==> flow/design.v <==
`timescale 1ns / 1ps
module fir
#(
    parameter   DIN_WIDTH    = 8    ,    
                FIR_TAP      = 16   ,    
                COEF_WIDTH   = 8    ,    
                DOUT_WIDTH   = 8        
)
(
    input           clk         ,
    input           rst_n       ,
    input           load_sw     ,                
    input       [ DIN_WIDTH-1:0]    data_in ,    
    input       [COEF_WIDTH-1:0]    coff_in ,    
    output      [DOUT_WIDTH-1:0]    data_out     
    );
localparam  PROD_WIDTH   = DIN_WIDTH + COEF_WIDTH,  
            ADD_WIDTH    = PROD_WIDTH + clogb2(FIR_TAP) ; 
reg [DIN_WIDTH-1:0] data_in_r;
wire [ADD_WIDTH-1:0] data_out_w;
reg [COEF_WIDTH-1:0] coff [FIR_TAP-1:0];     
wire [PROD_WIDTH-1:0] prod [FIR_TAP-1:0];    
reg [ADD_WIDTH-1:0] sum [FIR_TAP-1:0];       
always @(posedge clk or negedge rst_n) begin: LOAD
    integer i;
    if (!rst_n) begin
        for (i = 0; i <= FIR_TAP-1; i = i +1) begin
            coff[i] <= 'd0;
        end
        data_in_r <= 'd0;
    end else if(!load_sw) begin      
        coff[FIR_TAP-1] <= coff_in;
        for (i = FIR_TAP-1; i > 0; i = i -1) begin
            coff[i-1] <= coff[i];
        end
    end else begin
        data_in_r <= data_in;        
    end
end
genvar k;
generate
    for (k = 0; k < FIR_TAP; k = k + 1) begin
        assign prod[k] = data_in_r * coff[k];
    end
endgenerate
always @(posedge clk or negedge rst_n) begin: SOP
    integer m;
    if (!rst_n) begin
        for (m = 0; m < FIR_TAP; m = m + 1) begin
            sum[m] <= 'd0;
        end
    end else begin
        sum[FIR_TAP-1] <= prod[FIR_TAP-1];
        for (m = FIR_TAP-1; m > 0; m = m - 1) begin
            sum[m-1] <= prod[m-1] + sum[m];
        end
    end
end
assign data_out_w = sum[0];
assign data_out = data_out_w[ADD_WIDTH-1:ADD_WIDTH-DOUT_WIDTH];
function integer clogb2 (input integer depth);
    begin
        for(clogb2=0; depth>1; clogb2=clogb2+1)
        depth = depth >> 1;
    end
endfunction
endmodule
# Step by step through the tools: fir
# The steps from the RTL of fir to its reports follow in flow order.
# Lines are those of the file above, counted from 1.
# Operators carry their Yosys type and port widths (W data, S select, Z words).
# Cell names lack the library's common part.
inputs:
  design: "fir"
  clk_port: "clk"
  lib: "sky130hd"
  pvt_corner: "tt_025C_1v80"

# After elaboration
# Source: Yosys, flattened and elaborated. Widths are those after wreduce; folded enables and synchronous resets count as part of the registers. Registers that Yosys merges into a memory's read port (data or address) are not register bits. Print and check cells do not count. Equal cells are merged and count once.
bits:
  reg_bits: 449
  latchBits: 0
  ramBits: 0
  mem_bits_ro: 0
  clocked_rd_ports_x_width: 0
  n_memories: 0
  inputBits: 19
  out_inout_bits: 8
  elab_cells: 64
op_classes:
  addsub: 15
  mul: 16
  div_mod_pow: 0
  n_cmp: 0
  equal: 0
  shift: 0
  muxes: 0
  logic: 0
  reduce_logical: 0
op_table:
  columns: ["op", "count"]
  rows:
  - ["$mul A8 B8 Y16", 16]
  - ["$add A16 B20 Y20", 13]
  - ["$add A16 B17 Y18", 1]
  - ["$add A16 B16 Y17", 1]

# Logic depth
# Yosys ltp: most cells in a row. Word level: on the elaborated netlist, between registers, memories and ports. Mapped: between sequential cells and ports; inverters and the memories' decode and read muxes count.
logic_depth:
  word_depth: 2
  abc_area: 0
  mapped_depth: 21
  depth_no_buf: 18

# Synthesis result
# The flow's flattened synthesis, as Yosys stat reports it; memories are mapped. The netlist is that of the ABC_AREA named above (0 if unset); the other value can give another one.
# The area totals of this step are shown rounded.
synth_totals:
  stdcells: 5725
  area_um2: 54300
  sequential_area_um2: 10900
  flip_flops: 434
  buf_cells: 230
types:
  columns: ["cell", "count", "area_total_um2"]
  rows:
  - ["fa_1", 786, 1.57E+04]
  - ["dfrtp_1", 434, 1.09E+04]
  - ["ha_1", 641, 8.02E+03]
  - ["inv_1", 1479, 5.55E+03]
  - ["and2_1", 555, 3472.08]
  - ["nand2_1", 541, 2.03E+03]
  - ["mux2_2", 136, 1.53E+03]
  - ["xnor2_1", 144, 1261.21]
  - ["clkbuf_1", 189, 709.43]
  - ["a21oi_1", 131, 655.629]
  - ["a21o_1", 74, 555.533]
  - ["xor2_1", 61, 534.262]
  - ["o21ai_0", 99, 495.475]
  - ["nor2_1", 77, 289.027]
  - ["o21a_1", 28, 210.202]
  - ["nand2b_1", 27, 168.912]
  - ["o21bai_1", 21, 157.651]
  - ["buf_1", 40, 150.144]
# Other cell types: 51; their cells: 262.

# Path before layout
# Path of least setup slack by OpenSTA after synthesis, without wires, with an ideal clock, recovery checks aside; 20% of the period is set as input and as output delay. Where synthesis merged equal registers, the netlist keeps one of their names.
synth_timing:
  path_type: "register to register"
  start: "register data_in_r[6]"
  end: "register sum[1][16]"
  tclk_ps: 7000
  setup_ps: 124
  launch_ps: 0
  arrival_ps: 4844
  required_time_ps: 6876
  setup_slack_ps: 2033
  delay_ps: 4968
  driving_pins: 20
  path_buffers: 3
  synth_period_reached_ps: 4967
# "delay_ps" = arrival - input delay + setup time.
# "driving_pins": output pins that drive a net of the path, with the launching flip-flop's if there is one; two outputs of one cell count as two.
# "synth_period_reached_ps" = period - worst setup slack (recovery checks aside). The figure is calculated, with input and output delays left at 20% of the set period.
# The rows between start and end are the longest chain of elaborated cells between them; the timing report does not say that the signal goes this way. Where chains are equally long, one stands for them.
# A line is the first line of the expression or statement that the cell stems from. Yosys adds cells for indexed reads and writes and turns some case tables into memories.
synth_between:
  path_cell_list: "dfrtp_1 clkbuf_1 clkbuf_1 clkbuf_1 nand2_1 fa_1 inv_1 fa_1 inv_1 fa_1 fa_1 inv_1 ha_1 o21ai_0 nor2_1 or4_1 a31oi_1 o21ai_1 or2_2 xor2_1"
  elab_chain_cells: 2
  cells_between: 2
  lines_between: 2
  cone_classes: "add/sub: 1; mul: 1"
synth_lines:
  columns: ["element", "line_no", "source"]
  rows:
  - ["start, declared", 19, "reg [DIN_WIDTH-1:0] data_in_r;"]
  - ["start, assigned", 30, "data_in_r <= 'd0;"]
  - ["start, assigned", 37, "data_in_r <= data_in;"]
  - ["$mul A8 B8 Y16", 43, "assign prod[k] = data_in_r * coff[k];"]
  - ["$add A16 B20 Y20", 55, "sum[m-1] <= prod[m-1] + sum[m];"]
  - ["end, assigned", 50, "sum[m] <= 'd0;"]
  - ["end, assigned", 55, null]
  - ["end, declared", 23, "reg [ADD_WIDTH-1:0] sum [FIR_TAP-1:0];"]

# Timing after layout
# From the final timing report of flow run 1: the path of least setup slack in the routed layout; clock arrival at registers is part of the times.
# The report prints the path's times to 10 ps; the period is as set.
layout_timing:
  path_type: "register to register"
  start: "register data_in_r[2]"
  end: "register sum[8][15]"
  tclk_ps: 3740
  setup_ps: 90
  launch_ps: 640
  arrival_ps: 5390
  required_time_ps: 4280
  setup_slack_ps: -1110
  driving_pins: 19
  path_buffers: 3
# The rows between start and end are the longest chain of elaborated cells between them; the timing report does not say that the signal goes this way. Where chains are equally long, one stands for them.
layout_between:
  path_cell_list: "dfrtp_4 buf_12 buf_8 and2_4 fa_1 fa_1 fa_1 inv_1 fa_1 inv_2 ha_4 nor4_4 a21oi_2 a31o_2 a21o_4 buf_6 a21o_1 a21oi_2 xnor2_2"
  elab_chain_cells: 2
  cells_between: 2
  lines_between: 2
  cone_classes: "add/sub: 1; mul: 1"
layout_lines:
  columns: ["element", "line_no", "source"]
  rows:
  - ["start, declared", 19, "reg [DIN_WIDTH-1:0] data_in_r;"]
  - ["start, assigned", 30, "data_in_r <= 'd0;"]
  - ["start, assigned", 37, "data_in_r <= data_in;"]
  - ["$mul A8 B8 Y16", 43, "assign prod[k] = data_in_r * coff[k];"]
  - ["$add A16 B20 Y20", 55, "sum[m-1] <= prod[m-1] + sum[m];"]
  - ["end, assigned", 50, "sum[m] <= 'd0;"]
  - ["end, assigned", 55, null]
  - ["end, declared", 23, "reg [ADD_WIDTH-1:0] sum [FIR_TAP-1:0];"]

Ticket comment

Stored flow runs of fir (3 of them; Yosys, OpenROAD, sky130hd). They differ in their settings and are not a sequence. Constraints: input delay and output delay 20% of the set period each, output load 0.01 pF.
"achievedPeriod_ps" = clock period - worst setup slack. The figure is calculated, with input and output delays left at 20% of the set period.
Measured values are rounded.

--- flow run 1 ---
==> flow/run.sh <==
#!/bin/bash
# the make line also repeats the synthesis and layout settings of config.mk as NAME=value (left out here)
make -C /OpenROAD-flow-scripts/flow DESIGN_CONFIG=/design/flow/config.mk WORK_HOME=/design/flow/orfs CLKGATE_MAP_FILE= finish
==> flow/config.mk <==
export PLATFORM = sky130hd
export DESIGN_NAME = fir
export DESIGN_NICKNAME = fir
export VERILOG_FILES = /design/flow/design.v
export SDC_FILE = /design/flow/constraint.sdc
export NUM_CORES = 4
export LEC_CHECK = 0
export CAP_MARGIN = 35
export CELL_PAD_IN_SITES_DETAIL_PLACEMENT = 0
export CORE_ASPECT_RATIO = 0.53
export CORE_MARGIN = 5
export CORE_UTILIZATION = 36
export CTS_CLUSTER_DIAMETER = 204
export CTS_CLUSTER_SIZE = 10
export MAX_ROUTING_LAYER = met4
export MIN_ROUTING_LAYER = met1
export SETUP_SLACK_MARGIN = 0.39
export SLEW_MARGIN = 20
export TNS_END_PERCENT = 70
==> flow/constraint.sdc <==
create_clock -name core_clock -period 3.74 [get_ports {clk}]
set_input_delay 0.7480 -clock core_clock [delete_from_list [all_inputs] [get_ports {clk}]]
set_output_delay 0.7480 -clock core_clock [all_outputs]
set_load 0.01 [all_outputs]

==> results, as YAML <==
results:
  yosys_chip_area_um2: 54300
  die_um2: 159000
  stdcell_area_um2: 69900
  setup_worst_slack_ps: -1110
  tns_ps: -145000
  achievedPeriod_ps: 4849

--- flow run 2 ---
==> flow/run.sh <==
#!/bin/bash
# the make line also repeats the synthesis and layout settings of config.mk as NAME=value (left out here)
make -C /OpenROAD-flow-scripts/flow DESIGN_CONFIG=/design/flow/config.mk WORK_HOME=/design/flow/orfs CLKGATE_MAP_FILE= finish
==> flow/config.mk <==
export PLATFORM = sky130hd
export DESIGN_NAME = fir
export DESIGN_NICKNAME = fir
export VERILOG_FILES = /design/flow/design.v
export SDC_FILE = /design/flow/constraint.sdc
export NUM_CORES = 4
export LEC_CHECK = 0
export CAP_MARGIN = 20
export CELL_PAD_IN_SITES_DETAIL_PLACEMENT = 2
export CORE_MARGIN = 2
export CORE_UTILIZATION = 40
export CTS_CLUSTER_DIAMETER = 116
export HOLD_SLACK_MARGIN = 0.02
export MIN_ROUTING_LAYER = met2
export SLEW_MARGIN = 20
export TNS_END_PERCENT = 10
==> flow/constraint.sdc <==
create_clock -name core_clock -period 7.0 [get_ports {clk}]
set_input_delay 1.4000 -clock core_clock [delete_from_list [all_inputs] [get_ports {clk}]]
set_output_delay 1.4000 -clock core_clock [all_outputs]
set_load 0.01 [all_outputs]

==> results, as YAML <==
outcome: "did not finish, routing stopped with ODB-0269"

--- flow run 3 ---
==> flow/run.sh <==
#!/bin/bash
# the make line also repeats the synthesis and layout settings of config.mk as NAME=value (left out here)
make -C /OpenROAD-flow-scripts/flow DESIGN_CONFIG=/design/flow/config.mk WORK_HOME=/design/flow/orfs CLKGATE_MAP_FILE= finish
==> flow/config.mk <==
export PLATFORM = sky130hd
export DESIGN_NAME = fir
export DESIGN_NICKNAME = fir
export VERILOG_FILES = /design/flow/design.v
export SDC_FILE = /design/flow/constraint.sdc
export NUM_CORES = 4
export LEC_CHECK = 0
export ABC_AREA = 1
export CAP_MARGIN = 20
export CORE_MARGIN = 2
export CORE_UTILIZATION = 56
export GPL_TIMING_DRIVEN = 1
export PLACE_DENSITY_LB_ADDON = 0.02
export SETUP_SLACK_MARGIN = 0.74
export SLEW_MARGIN = 20
==> flow/constraint.sdc <==
create_clock -name core_clock -period 7.41 [get_ports {clk}]
set_input_delay 1.4820 -clock core_clock [delete_from_list [all_inputs] [get_ports {clk}]]
set_output_delay 1.4820 -clock core_clock [all_outputs]
set_load 0.01 [all_outputs]

==> results, as YAML <==
results:
  yosys_chip_area_um2: 56700
  die_um2: 104000
  stdcell_area_um2: 60000
  setup_worst_slack_ps: 2380
  tns_ps: 0
  achievedPeriod_ps: 5032
